==> flow/design.v <==
module ComplexALU(
    input wire [31:0] operand1,
    input wire [31:0] operand2,
    input wire [3:0] opcode,
    output reg [31:0] result
);
always @(*) begin
    case(opcode)
        4'b0000: begin 
            result[31:16] = operand1[31:16] + operand2[31:16];
            result[15:0] = operand1[15:0] + operand2[15:0];
        end
        4'b0001: begin 
            result[31:16] = operand1[31:16] - operand2[31:16];
            result[15:0] = operand1[15:0] - operand2[15:0];
        end
        4'b0010: begin  
            result[31:16] = (operand1[31:16] * operand2[31:16]) - (operand1[15:0] * operand2[15:0]);
            result[15:0] = (operand1[31:16] * operand2[15:0]) + (operand1[15:0] *operand2[31:16]);
        end
        default:  
            result = 32'h0;
    endcase
end
endmodule
module RegisterFile(
    input wire clk,
    input wire rst,
    input wire [4:0] read_addr1,
    input wire [4:0] read_addr2,
    input wire [4:0] write_addr,
    input wire write_enable,
    input wire [31:0] write_data,
    output reg [31:0] read_data1,
    output reg [31:0] read_data2
);
reg [31:0] registers [15:0];
integer i;
always @(*) begin
	read_data1 = registers[read_addr1[3:0]];
    read_data2 = registers[read_addr2[3:0]];
end
always @(posedge clk) begin
    if (rst) begin
        for (i = 0; i < 16; i = i + 1)
            registers[i] <= 32'h0;
        registers[0] <= 32'h00010002;  
        registers[1] <= 32'h00030004;  
    end
	else if (write_enable) begin
        registers[write_addr[3:0]] <= write_data;
    end
end
endmodule
module Processor(
    input wire clk,
    input wire rst,
    input wire [15:0] instruction,
    output reg [4:0] pc,
    output wire [31:0] result,
    output wire [31:0] data_1,
    output wire [31:0] data_2
);
RegisterFile reg_file_inst(
    .clk(clk),
    .rst(rst),
    .read_addr1({1'b0, instruction[11:8]}),
    .read_addr2({1'b0, instruction[7:4]}),
    .write_addr({1'b0, instruction[3:0]}),
    .write_enable(1'b1),
    .write_data(result),
    .read_data1(data_1),
    .read_data2(data_2)
);
ComplexALU alu(
    .operand1(data_1),
    .operand2(data_2),
    .opcode(instruction[15:12]),
    .result(result)
);
always @(posedge clk) begin
    if (rst)
        pc <= 5'd0;
    else
        pc <= pc + 1;
end
endmodule
# Tool chain data of Processor
# Tool output for the design above, in the order of the flow.
# Line numbers count from 1 in the design file above.
setup:
  design: "Processor"
  clock_port: "clk"
  cell_library: "sky130hd"
  lib_corner: "tt_025C_1v80"

# After elaboration
# Yosys after proc, flatten, opt, wreduce and memory -nomap, before mapping. Enables and synchronous resets that opt folds into registers are not counted as muxes. Memory bits, and registers merged into a memory's read port (data or address), are not among the register bits. Print and check cells are not counted. Equal cells are merged and count once.
# Memory sizes are those after Yosys's memory passes, which may raise the word count (mostly to a power of two), join words into wider ones and drop unused or constant bits.
word_totals:
  regBits: 5
  mem_bits_rw: 512
  n_memories: 1
  input_bits: 18
  output_inout_bits: 101
  word_cells: 22
mem_list:
  columns: ["memory", "size", "word_bits", "line_no", "source"]
  rows:
  - ["reg_file_inst.registers", 16, 32, 37, "reg [31:0] registers [15:0];"]
op_classes:
  addsub: 7
  n_mul: 4
  n_eq: 2
  mux: 6
  reduce_logical: 1
ops:
  columns: ["operator", "count"]
  rows:
  - ["multiplier 16 x 16 -> 16 bit", 4]
  - ["parallel mux 16 bit (select 3 bit)", 2]
  - ["adder 16 bit", 3]
  - ["subtractor 16 bit", 3]
  - ["2-to-1 mux 32 bit", 1]
  - ["adder 5 x 1 -> 5 bit with constant B", 1]
  - ["== test 4 x 1 -> 1 bit with constant B", 1]
  - ["== test 4 x 2 -> 1 bit with constant B", 1]
  - ["zero test 4 bit", 1]
  - ["2-to-1 mux 4 bit", 1]
  - ["2-to-1 mux 1 bit", 2]

# Logic depth
# Yosys ltp: most cells in a row. Word level: on the elaborated netlist, between registers, memories and ports. Mapped: between sequential cells and ports; inverters and the memories' decode and read muxes count.
depth:
  word_depth: 4
  abc_area: 0
  mapped_depth: 37
  depth_no_buf: 31

# Mapped cells and area
# Yosys stat after the flow's synthesis: flattened, memories mapped to cells. It holds for the ABC_AREA given above (unset counts as 0); a run with the other value may have another netlist.
types:
  columns: ["cell", "count", "type_area_um2"]
  rows:
  - ["sky130_fd_sc_hd__edfxtp_1", 512, 1.54E+04]
  - ["sky130_fd_sc_hd__fa_1", 374, 7.49E+03]
  - ["sky130_fd_sc_hd__mux4_2", 254, 5.72E+03]
  - ["sky130_fd_sc_hd__nor2_1", 915, 3.43E+03]
  - ["sky130_fd_sc_hd__ha_1", 219, 2.74E+03]
  - ["sky130_fd_sc_hd__inv_1", 548, 2.06E+03]
  - ["sky130_fd_sc_hd__xnor2_1", 151, 1.32E+03]
  - ["sky130_fd_sc_hd__nand2_1", 233, 874.589]
  - ["sky130_fd_sc_hd__clkbuf_1", 163, 611.837]
  - ["sky130_fd_sc_hd__a21oi_1", 62, 310.298]
  - ["sky130_fd_sc_hd__a221oi_2", 20, 300.288]
  - ["sky130_fd_sc_hd__a22o_1", 34, 297.786]
  - ["sky130_fd_sc_hd__xor2_1", 34, 297.786]
  - ["sky130_fd_sc_hd__mux2i_1", 27, 270.259]
  - ["sky130_fd_sc_hd__a22oi_1", 34, 255.245]
  - ["sky130_fd_sc_hd__a221oi_4", 9, 236.477]
  - ["sky130_fd_sc_hd__buf_6", 18, 202.694]
  - ["sky130_fd_sc_hd__mux2_2", 18, 202.694]
# Not listed: further types 54, cells in them 305.
mapped:
  mapped_cells: 3930
  yosys_area_um2: 44209.9
  sequential_area_um2: 15474.8
  flip_flops: 517
  n_buf: 256
# By module: a second synthesis without flattening, with its own total; a netlist apart from the flattened one above.
unflattened:
  cells_unflattened: 3856
  hier_area_um2: 45287.2
# Each row is one instance without its submodules.
modules:
  columns: ["module", "instances", "cells", "mod_area_um2", "mod_seq_area_um2"]
  rows:
  - ["RegisterFile", 1, 1688, 26564.2, 15374.7]
  - ["ComplexALU", 1, 2148, 18520.3, 0.0]
  - ["Processor", 1, 20, 202.7, 100.1]

# Timing after synthesis
# Path of least setup slack by OpenSTA after synthesis, without wires, with an ideal clock, recovery checks aside; 20% of the period is set as input and as output delay. Where synthesis merged equal registers, the netlist keeps one of their names.
synth_timing:
  kind: "input to output"
  start: "input instruction[4]"
  end: "output result[14]"
  period_ns: 25.0
  in_delay_ns: 5.000
  output_delay_ns: 5.000
  launch_ns: 5.000
  arrival_time_ns: 13.294
  required_ns: 20.000
  setup_slack_ns: 6.706
  path_delay_ns: 8.294
  path_stages: 35
  path_buffers: 7
  period_less_setup_slack_ns: 18.294
# "path_delay_ns" = arrival - input delay + setup time.
# A path that ends at an output port has no setup time.
# "path_stages": output pins that drive a net of the path, with the launching flip-flop's if there is one; two outputs of one cell count as two.
# "period_less_setup_slack_ns" = period - worst setup slack (recovery checks aside). The figure is calculated, with input and output delays left at 20% of the set period.
# Between the ends stands the longest chain of elaborated cells between them, by number of cells; it is not shown to be the way that was timed. Of several equally long chains one is given.
# Each line given opens the expression or statement behind the cell; cells for indexed reads and writes are added by Yosys, which also makes memories of some case tables.
# The chain passes a memory read, where the word-level depth is cut; so it can be longer than that depth.
synth_via:
  path_cell_list: "sky130_fd_sc_hd__buf_6 > sky130_fd_sc_hd__buf_8 > sky130_fd_sc_hd__buf_8 > sky130_fd_sc_hd__buf_6 > sky130_fd_sc_hd__mux4_2 > sky130_fd_sc_hd__mux2i_1 > sky130_fd_sc_hd__mux2_2 > sky130_fd_sc_hd__clkbuf_1 > sky130_fd_sc_hd__clkbuf_1 > sky130_fd_sc_hd__nor2_1 > sky130_fd_sc_hd__fa_1 > sky130_fd_sc_hd__inv_1 > sky130_fd_sc_hd__fa_1 > sky130_fd_sc_hd__inv_1 > sky130_fd_sc_hd__fa_1 > sky130_fd_sc_hd__ha_1 > sky130_fd_sc_hd__inv_1 > sky130_fd_sc_hd__fa_1 > sky130_fd_sc_hd__inv_1 > sky130_fd_sc_hd__fa_1 > sky130_fd_sc_hd__inv_1 > sky130_fd_sc_hd__fa_1 > sky130_fd_sc_hd__fa_1 > sky130_fd_sc_hd__inv_1 > sky130_fd_sc_hd__ha_1 > sky130_fd_sc_hd__a21oi_1 > sky130_fd_sc_hd__o21bai_1 > sky130_fd_sc_hd__a21oi_1 > sky130_fd_sc_hd__o21bai_1 > sky130_fd_sc_hd__a21oi_1 > sky130_fd_sc_hd__o21ai_0 > sky130_fd_sc_hd__xor2_1 > sky130_fd_sc_hd__a221oi_1 > sky130_fd_sc_hd__clkbuf_1 > sky130_fd_sc_hd__inv_1"
  elab_chain_len: 4
  cells_between: 7
  cone_lines: 5
  cone_classes: "add/sub (3); mul (2); mux (1); memory (1)"
synth_lines:
  columns: ["element", "line_no", "source"]
  rows:
  - ["from (decl)", 58, "input wire [15:0] instruction,"]
  - ["memory (16 x 32 bit)", 37, "reg [31:0] registers [15:0];"]
  - ["multiplier 16 x 16 -> 16 bit", 19, "result[15:0] = (operand1[31:16] * operand2[15:0]) + (operand1[15:0] *operand2[31:16]);"]
  - ["adder 16 bit", 19, null]
  - ["parallel mux 16 bit (select 3 bit)", 8, "case(opcode)"]
  - ["to (decl)", 60, "output wire [31:0] result,"]

# Worst path after layout
# From the final timing report of run 2: the path of least setup slack in the routed layout; clock arrival at registers is part of the times.
layout_timing:
  kind: "input to output"
  start: "input instruction[9]"
  end: "output result[15]"
  period_ns: 12.3
  in_delay_ns: 2.46
  output_delay_ns: 2.46
  launch_ns: 2.46
  arrival_time_ns: 11.69
  required_ns: 9.84
  setup_slack_ns: -1.85
  path_stages: 29
  path_buffers: 6
# Between the ends stands the longest chain of elaborated cells between them, by number of cells; it is not shown to be the way that was timed. Of several equally long chains one is given.
# The chain passes a memory read, where the word-level depth is cut; so it can be longer than that depth.
layout_via:
  path_cell_list: "sky130_fd_sc_hd__buf_4 > sky130_fd_sc_hd__buf_8 > sky130_fd_sc_hd__clkbuf_8 > sky130_fd_sc_hd__mux4_2 > sky130_fd_sc_hd__a22oi_1 > sky130_fd_sc_hd__nand2_1 > sky130_fd_sc_hd__nand2_1 > sky130_fd_sc_hd__fa_2 > sky130_fd_sc_hd__fa_1 > sky130_fd_sc_hd__inv_1 > sky130_fd_sc_hd__fa_1 > sky130_fd_sc_hd__fa_1 > sky130_fd_sc_hd__inv_1 > sky130_fd_sc_hd__fa_1 > sky130_fd_sc_hd__fa_2 > sky130_fd_sc_hd__xnor2_2 > sky130_fd_sc_hd__xnor2_2 > sky130_fd_sc_hd__xnor2_2 > sky130_fd_sc_hd__xnor2_2 > sky130_fd_sc_hd__xnor2_2 > sky130_fd_sc_hd__xnor2_2 > sky130_fd_sc_hd__xnor2_2 > sky130_fd_sc_hd__xnor3_1 > sky130_fd_sc_hd__xor2_2 > sky130_fd_sc_hd__a22oi_4 > sky130_fd_sc_hd__buf_12 > sky130_fd_sc_hd__buf_6 > sky130_fd_sc_hd__inv_2 > sky130_fd_sc_hd__buf_6"
  elab_chain_len: 4
  cells_between: 7
  cone_lines: 5
  cone_classes: "add/sub (3); mul (2); mux (1); memory (1)"
layout_lines:
  columns: ["element", "line_no", "source"]
  rows:
  - ["from (decl)", 58, "input wire [15:0] instruction,"]
  - ["memory (16 x 32 bit)", 37, "reg [31:0] registers [15:0];"]
  - ["multiplier 16 x 16 -> 16 bit", 19, "result[15:0] = (operand1[31:16] * operand2[15:0]) + (operand1[15:0] *operand2[31:16]);"]
  - ["adder 16 bit", 19, null]
  - ["parallel mux 16 bit (select 3 bit)", 8, "case(opcode)"]
  - ["to (decl)", 60, "output wire [31:0] result,"]

# 4 stored runs of Processor in the flow (synthesis by Yosys, layout by OpenROAD, sky130hd cells), in arbitrary order. Constraints: input delay and output delay 20% of the set period each, output load 0.01 pF.
# "clock_period_reached_ns" = clock period - worst setup slack. The figure is calculated, with input and output delays left at 20% of the set period.
# "timing.worst_path_ns" means the part of the period allowed to the worst setup path (the constraints hold back 20% at inputs and 20% at outputs) less its slack; where the path has registers, the arrival times of their clocks count too.
runs:
  - name: "run 1"
    settings:
      ABC_AREA: 1
      CELL_PAD_IN_SITES_DETAIL_PLACEMENT: 2
      CELL_PAD_IN_SITES_GLOBAL_PLACEMENT: 1
      CORE_MARGIN: 6
      CORE_UTILIZATION: 41
      CTS_CLUSTER_DIAMETER: 310
      CTS_CLUSTER_SIZE: 72
      GPL_ROUTABILITY_DRIVEN: 0
      GPL_TIMING_DRIVEN: 0
      HOLD_SLACK_MARGIN: 0.01
      MAX_ROUTING_LAYER: "met4"
      PLACE_DENSITY_LB_ADDON: 0.28
      SETUP_SLACK_MARGIN: 2.81
      TNS_END_PERCENT: 15
      period_ns: 28.1
      CAP_MARGIN: 20
      SLEW_MARGIN: 20
    outcome: "no final report: routing broke off with GRT-0116"
  - name: "run 2"
    settings:
      ABC_AREA: 0
      CELL_PAD_IN_SITES_DETAIL_PLACEMENT: 2
      CELL_PAD_IN_SITES_GLOBAL_PLACEMENT: 2
      CORE_MARGIN: 9
      CORE_UTILIZATION: 41
      CTS_CLUSTER_DIAMETER: 310
      CTS_CLUSTER_SIZE: 72
      GPL_ROUTABILITY_DRIVEN: 0
      GPL_TIMING_DRIVEN: 0
      HOLD_SLACK_MARGIN: 0.01
      MAX_ROUTING_LAYER: "met5"
      PLACE_DENSITY_LB_ADDON: 0.28
      SETUP_SLACK_MARGIN: 2.81
      TNS_END_PERCENT: 40
      period_ns: 12.3
      CAP_MARGIN: 20
      SLEW_MARGIN: 20
    results:
      fin_hold_ws_ns: 0.516
      final_cell_area_um2: 56783.2
      die_area_um2: 119976.0
      timing.worst_path_ns: 9.23
      worst_setup_path_type: "input to output"
      setup_ws_ns: -1.850
      yosys_chip_area_um2: 44209.9
      clock_period_reached_ns: 14.150
  - name: "run 3"
    settings:
      CAP_MARGIN: 0
      SETUP_SLACK_MARGIN: 5.0
      SLEW_MARGIN: 0
      period_ns: 25.0
      CORE_MARGIN: 2
      CORE_UTILIZATION: 40
    results:
      fin_hold_ws_ns: 0.469
      final_cell_area_um2: 49144.6
      die_area_um2: 113199.0
      timing.worst_path_ns: 9.82
      worst_setup_path_type: "input to output"
      setup_ws_ns: 5.178
      yosys_chip_area_um2: 44209.9
      clock_period_reached_ns: 19.822
  - name: "run 4"
    settings:
      CORE_ASPECT_RATIO: 0.6
      CORE_UTILIZATION: 32
      CTS_CLUSTER_DIAMETER: 50
      PLACE_DENSITY: 0.8
      SETUP_SLACK_MARGIN: 4.12
      TNS_END_PERCENT: 85
      period_ns: 19.3
      CAP_MARGIN: 20
      CORE_MARGIN: 2
      SLEW_MARGIN: 20
    results:
      fin_hold_ws_ns: 0.466
      final_cell_area_um2: 54309.6
      die_area_um2: 141242.0
      timing.worst_path_ns: 8.22
      worst_setup_path_type: "input to output"
      setup_ws_ns: 3.357
      yosys_chip_area_um2: 44209.9
      clock_period_reached_ns: 15.943
